==> flow/design.v <==
module fullreg #(  parameter N = 16 )(
    input [N-1:0] d,
    output reg [N-1:0] q,
    input clk,
    input en,
    input clr,  
    input rst   
    );
always @(posedge clk,posedge rst) begin
    if(rst)
        q<=0;
    else    
    if(en==1)begin
        if(clr)
            q<=0;
        else
            q<=d;
    end
end
endmodule
module exp_adder_bias (
    input  wire [7:0] exp1,    
    input  wire [7:0] exp2,    
    output wire [7:0] exp_out  
);
    wire [8:0] sum;            
    wire [8:0] sum_minus_bias;
    assign sum = exp1 + exp2;
    assign sum_minus_bias = sum - 9'd127;
    assign exp_out = sum_minus_bias[7:0];
endmodule
module exp_normalizer (
    input  wire        msb_mult,    
    input  wire [7:0]  exp_in,      
    output wire [7:0]  exp_out      
);
    assign exp_out = msb_mult ? (exp_in + 8'd1) : exp_in;
endmodule
module mantissa_normalizer (
    input  wire [47:0] mult_out,    
    output wire [23:0] mant_out     
);
    assign mant_out = mult_out[47] ? 
                      mult_out[47:24] : 
                      mult_out[46:23];
endmodule
module mult24 (
    input  wire [23:0] a,    
    input  wire [23:0] b,    
    output wire [47:0] p     
);
    assign p = $unsigned(a) * $unsigned(b);
endmodule
module fp32mult (
    input  wire [31:0] x1,
    input  wire [31:0] x2,
    input  wire        en,
    input  wire        rst,
    input  wire        clk,
    output wire [31:0] y,
    output wire        ready
);
    wire [31:0] x1_reg;
    wire [31:0] x2_reg;
    fullreg #(32) reg_x1 (.clk(clk), .rst(rst), .clr(1'b0), .en(en), .d(x1), .q(x1_reg));
    fullreg #(32) reg_x2 (.clk(clk), .rst(rst), .clr(1'b0), .en(en), .d(x2), .q(x2_reg));
    wire sign1 = x1_reg[31];
    wire sign2 = x2_reg[31];
    wire [7:0] exp1 = x1_reg[30:23];
    wire [7:0] exp2 = x2_reg[30:23];
    wire [23:0] mant1 = {1'b1, x1_reg[22:0]};  
    wire [23:0] mant2 = {1'b1, x2_reg[22:0]};
    wire sign_result = sign1 ^ sign2;
    wire [7:0] exp_sum;
      wire en_d1;
    wire en_d2;
    exp_adder_bias exp_add_inst (
        .exp1(exp1),
        .exp2(exp2),
        .exp_out(exp_sum)
    );
    wire [47:0] mant_product;
    mult24 mult_inst (
        .a(mant1),
        .b(mant2),
        .p(mant_product)
    );
    wire [7:0] exp_norm;
    exp_normalizer exp_norm_inst (
        .msb_mult(mant_product[47]),
        .exp_in(exp_sum),
        .exp_out(exp_norm)
    );
    wire [23:0] mant_norm;
    mantissa_normalizer mant_norm_inst (
        .mult_out(mant_product),
        .mant_out(mant_norm)
    );
    wire [31:0] result_comb;
    assign result_comb = {sign_result, exp_norm, mant_norm[22:0]};
    fullreg #(32) reg_out (
        .clk(clk),
        .rst(rst),
        .clr(1'b0),
        .en(en_d1),
        .d(result_comb),
        .q(y)
    );
    fullreg #(1) reg_en_stage1 (
        .clk(clk),
        .rst(rst),
        .clr(1'b0),
        .en(1'b1),
        .d(en),
        .q(en_d1)
    );
    fullreg #(1) reg_en_stage2 (
        .clk(clk),
        .rst(rst),
        .clr(1'b0),
        .en(1'b1),
        .d(en_d1),
        .q(en_d2)
    );
    assign ready = en_d2;
endmodule
# --- Reports on fp32mult ---
# Tool output for the design above, in the order of the flow.
# Lines are those of the file above, counted from 1.
inputs:
  top_module: "fp32mult"
  clock: "clk"
  cell_library: "sky130hd"
  corner: "tt_025C_1v80"

# --- Word level ---
# Counts by Yosys on the flattened word-level netlist (proc, flatten, opt, wreduce; memories kept). Register bits leave out memories and registers merged into their read ports (data or address); mux counts leave out enables and synchronous resets folded into registers. Print and check cells are left out. Cells with the same type and inputs are merged into one.
word_totals:
  reg_bits: 98
  latch_bits: 0
  ram_bits: 0
  romBits: 0
  clocked_rd_ports_x_width: 0
  n_memories: 0
  in_bits: 67
  output_inout_bits: 33
op_classes:
  add_sub_neg: 3
  multipliers: 1
  n_div: 0
  compare: 0
  eq_ne: 0
  n_shift: 0
  muxes: 2
  logic: 1
  reduce_logical: 0
ops:
  columns: ["cell", "n"]
  rows:
  - ["multiplier 24 x 24 -> 48 bit", 1]
  - ["two-way mux 23 bit", 1]
  - ["adder 8 x 1 -> 8 bit (second input constant)", 1]
  - ["subtractor 8 x 7 -> 8 bit (second input constant)", 1]
  - ["adder 8 bit", 1]
  - ["two-way mux 8 bit", 1]
  - ["bitwise XOR 1 bit", 1]

# --- Logic depth ---
# Yosys ltp: most cells in a row. Word level: on the elaborated netlist, between registers, memories and ports. Mapped: between sequential cells and ports; inverters and the memories' decode and read muxes count.
depth:
  word_depth: 4
  ABC_AREA: 0
  mapped_depth: 28

# --- Synthesis result ---
# Source: synth_stat.txt of the flow (Yosys; design flattened, memories mapped). It holds for the ABC_AREA given above (unset counts as 0); a run with the other value may have another netlist.
by_type:
  columns: ["cell", "n", "area_total_um2"]
  rows:
  - ["sky130_fd_sc_hd__fa_1", 482, 9.65E+03]
  - ["sky130_fd_sc_hd__dfrtp_1", 98, 2.45E+03]
  - ["sky130_fd_sc_hd__ha_1", 183, 2.29E+03]
  - ["sky130_fd_sc_hd__inv_1", 604, 2.27E+03]
  - ["sky130_fd_sc_hd__and2_1", 241, 1.51E+03]
  - ["sky130_fd_sc_hd__nand2_1", 312, 1.17E+03]
  - ["sky130_fd_sc_hd__mux2_2", 47, 529.258]
  - ["sky130_fd_sc_hd__clkbuf_1", 110, 412.896]
  - ["sky130_fd_sc_hd__a21oi_1", 61, 305.293]
  - ["sky130_fd_sc_hd__nor2_1", 67, 251.491]
  - ["sky130_fd_sc_hd__o21ai_0", 44, 220.211]
  - ["sky130_fd_sc_hd__xnor2_1", 21, 183.926]
  - ["sky130_fd_sc_hd__xor2_1", 14, 122.618]
  - ["sky130_fd_sc_hd__a21o_1", 16, 120.115]
  - ["sky130_fd_sc_hd__mux2i_1", 11, 110.106]
  - ["sky130_fd_sc_hd__a31oi_1", 11, 68.816]
  - ["sky130_fd_sc_hd__nor3_1", 12, 60.058]
  - ["sky130_fd_sc_hd__o21bai_1", 7, 52.55]
# Other cell types: 54; their cells: 113.
synth_totals:
  cell_count: 2454
  synth_area_um2: 22650.5
  flip_flops: 98
  n_buf: 117
# The figures by module come from a second, unflattened synthesis with its own total; it is not the netlist above.
hier_totals:
  hier_cells: 2505
  hier_area_um2: 23672.7
# Rows give one instance, submodules left out.
modules:
  columns: ["module", "instances", "n_cells", "mod_area_um2", "seq_area_um2"]
  rows:
  - ["mult24", 1, 2181, 19038.3, 0.0]
  - ["fullreg #(N=32)", 3, 74, 1212.4, 800.8]
  - ["mantissa_normalizer", 1, 27, 387.9, 0.0]
  - ["exp_adder_bias", 1, 44, 366.6, 0.0]
  - ["exp_normalizer", 1, 18, 141.4, 0.0]
  - ["fullreg #(N=1)", 2, 5, 42.5, 25.0]
  - ["fp32mult", 1, 3, 16.3, 0.0]

# --- Worst setup path after synthesis ---
# Source: OpenSTA report_checks on the synthesized netlist (no wires, ideal clock, input and output delay 20% of the period each), path of least setup slack; recovery checks are left aside. Register names are those of the netlist, which keeps one name where synthesis merged equal registers.
synth_timing:
  path_kind: "reg2reg"
  startpoint: "register reg_x2.q[12]"
  endpoint: "register reg_out.q[20]"
  period_ns: 10.0
  setup_ns: 0.087
  launch_ns: 0.000
  t_arrival_ns: 6.814
  t_required_ns: 9.913
  slack_ns: 3.099
  delay_ns: 6.901
  path_stages: 26
  path_buffers: 2
  period_less_setup_slack_ns: 6.901
# "delay_ns" is the arrival time less input delay plus setup time.
# "path_stages": output pins that drive a net of the path, with the launching flip-flop's if there is one; two outputs of one cell count as two.
# "period_less_setup_slack_ns" = period - worst setup slack (recovery checks aside). The figure is calculated, with input and output delays left at 20% of the set period.
# Between the ends stands the longest chain of elaborated cells between them, by number of cells; it is not shown to be the way that was timed. Of several equally long chains one is given.
# A line is the first line of the expression or statement that the cell stems from. Yosys adds cells for indexed reads and writes and turns some case tables into memories.
# A register here has more assigning lines than the two given.
synth_via:
  cell_sequence: "sky130_fd_sc_hd__dfrtp_1 > sky130_fd_sc_hd__clkbuf_1 > sky130_fd_sc_hd__clkbuf_1 > sky130_fd_sc_hd__nand2_1 > sky130_fd_sc_hd__fa_1 > sky130_fd_sc_hd__inv_1 > sky130_fd_sc_hd__fa_1 > sky130_fd_sc_hd__inv_1 > sky130_fd_sc_hd__fa_1 > sky130_fd_sc_hd__inv_1 > sky130_fd_sc_hd__fa_1 > sky130_fd_sc_hd__fa_1 > sky130_fd_sc_hd__fa_1 > sky130_fd_sc_hd__inv_1 > sky130_fd_sc_hd__fa_1 > sky130_fd_sc_hd__inv_1 > sky130_fd_sc_hd__ha_1 > sky130_fd_sc_hd__a21o_1 > sky130_fd_sc_hd__a21o_1 > sky130_fd_sc_hd__a21oi_1 > sky130_fd_sc_hd__o21ai_1 > sky130_fd_sc_hd__a211o_1 > sky130_fd_sc_hd__a2111o_1 > sky130_fd_sc_hd__a2111oi_4 > sky130_fd_sc_hd__o311ai_1 > sky130_fd_sc_hd__o211ai_1"
  elab_chain_cells: 2
synth_lines:
  columns: ["element", "line_no", "rtl"]
  rows:
  - ["start: declaration", 3, "output reg [N-1:0] q,"]
  - ["start: assignment", 11, "q<=0;"]
  - ["start: assignment", 17, "q<=d;"]
  - ["multiplier 24 x 24 -> 48 bit", 52, "assign p = $unsigned(a) * $unsigned(b);"]
  - ["two-way mux 23 bit", 43, "assign mant_out = mult_out[47] ?"]
  - ["end: assignment", 15, "q<=0;"]
  - ["end: assignment", 17, null]
  - ["end: declaration", 3, null]

# --- Path in the finished layout ---
# Path of least setup slack in the final report of flow run B (OpenROAD, finished layout, wires in). Where an end is a register, its clock arrival counts in the times.
layout_timing:
  path_kind: "reg2reg"
  startpoint: "register reg_x1.q[7]"
  endpoint: "register reg_out.q[3]"
  period_ns: 8.44
  setup_ns: 0.07
  launch_ns: 0.38
  t_arrival_ns: 8.34
  t_required_ns: 8.75
  slack_ns: 0.42
  path_stages: 25
  path_buffers: 1
# Between the ends stands the longest chain of elaborated cells between them, by number of cells; it is not shown to be the way that was timed. Of several equally long chains one is given.
# A register here has more assigning lines than the two given.
layout_via:
  cell_sequence: "sky130_fd_sc_hd__dfrtp_1 > sky130_fd_sc_hd__inv_1 > sky130_fd_sc_hd__nor2_1 > sky130_fd_sc_hd__fa_1 > sky130_fd_sc_hd__fa_1 > sky130_fd_sc_hd__inv_1 > sky130_fd_sc_hd__fa_1 > sky130_fd_sc_hd__inv_1 > sky130_fd_sc_hd__fa_1 > sky130_fd_sc_hd__fa_1 > sky130_fd_sc_hd__fa_1 > sky130_fd_sc_hd__inv_1 > sky130_fd_sc_hd__fa_1 > sky130_fd_sc_hd__inv_1 > sky130_fd_sc_hd__ha_1 > sky130_fd_sc_hd__and3_1 > sky130_fd_sc_hd__nand3_1 > sky130_fd_sc_hd__nand2b_1 > sky130_fd_sc_hd__o21ai_0 > sky130_fd_sc_hd__a21oi_1 > sky130_fd_sc_hd__o21bai_1 > sky130_fd_sc_hd__xor2_1 > sky130_fd_sc_hd__buf_4 > sky130_fd_sc_hd__nand2_1 > sky130_fd_sc_hd__a31oi_1"
  elab_chain_cells: 2
layout_lines:
  columns: ["element", "line_no", "rtl"]
  rows:
  - ["start: declaration", 3, "output reg [N-1:0] q,"]
  - ["start: assignment", 11, "q<=0;"]
  - ["start: assignment", 17, "q<=d;"]
  - ["multiplier 24 x 24 -> 48 bit", 52, "assign p = $unsigned(a) * $unsigned(b);"]
  - ["two-way mux 23 bit", 43, "assign mant_out = mult_out[47] ?"]
  - ["end: assignment", 15, "q<=0;"]
  - ["end: assignment", 17, null]
  - ["end: declaration", 3, null]

Hand-over note for fp32mult

Module fp32mult, platform sky130hd: 2 stored runs of the flow (Yosys, OpenROAD) with differing settings, in no particular order. Input and output delays are each 20% of the period that was set; the output load is 0.01 pF.
"clock_period_reached_ns" = clock period - worst setup slack. The figure is calculated, with input and output delays left at 20% of the set period.

--- flow run A ---
==> flow/run.sh <==
#!/bin/bash
# the make line also repeats the synthesis and layout settings of config.mk as NAME=value (left out here)
make -C /OpenROAD-flow-scripts/flow DESIGN_CONFIG=/design/flow/config.mk WORK_HOME=/design/flow/orfs CLKGATE_MAP_FILE= finish
==> flow/config.mk <==
export PLATFORM = sky130hd
export DESIGN_NAME = fp32mult
export DESIGN_NICKNAME = fp32mult
export VERILOG_FILES = /design/flow/design.v
export SDC_FILE = /design/flow/constraint.sdc
export NUM_CORES = 4
export LEC_CHECK = 0
export CAP_MARGIN = 35
export CELL_PAD_IN_SITES_DETAIL_PLACEMENT = 2
export CORE_MARGIN = 2
export CORE_UTILIZATION = 50
export CTS_CLUSTER_DIAMETER = 286
export CTS_CLUSTER_SIZE = 85
export HOLD_SLACK_MARGIN = 0.09
export PLACE_DENSITY = 0.43
export SETUP_SLACK_MARGIN = 1.7
export SLEW_MARGIN = 5
==> flow/constraint.sdc <==
create_clock -name core_clock -period 14.9 [get_ports {clk}]
set_input_delay 2.9800 -clock core_clock [delete_from_list [all_inputs] [get_ports {clk}]]
set_output_delay 2.9800 -clock core_clock [all_outputs]
set_load 0.01 [all_outputs]

==> results, as YAML <==
outcome: "incomplete, placement halted on DPL-0033"

--- flow run B ---
==> flow/run.sh <==
#!/bin/bash
# the make line also repeats the synthesis and layout settings of config.mk as NAME=value (left out here)
make -C /OpenROAD-flow-scripts/flow DESIGN_CONFIG=/design/flow/config.mk WORK_HOME=/design/flow/orfs CLKGATE_MAP_FILE= finish
==> flow/config.mk <==
export PLATFORM = sky130hd
export DESIGN_NAME = fp32mult
export DESIGN_NICKNAME = fp32mult
export VERILOG_FILES = /design/flow/design.v
export SDC_FILE = /design/flow/constraint.sdc
export NUM_CORES = 4
export LEC_CHECK = 0
export CAP_MARGIN = 20
export CORE_MARGIN = 2
export CORE_UTILIZATION = 40
export SLEW_MARGIN = 20
==> flow/constraint.sdc <==
create_clock -name core_clock -period 8.44 [get_ports {clk}]
set_input_delay 1.6880 -clock core_clock [delete_from_list [all_inputs] [get_ports {clk}]]
set_output_delay 1.6880 -clock core_clock [all_outputs]
set_load 0.01 [all_outputs]

==> results, as YAML <==
results:
  ws_setup_ns: 0.419
  final_util_pct: 44.5
  final_cell_area_um2: 25012.7
  worst_hold_slack_ns: 0.516
  synthesis_area_um2: 22650.5
  dieArea_um2: 58544.6
  clock_period_reached_ns: 8.021

End of note.
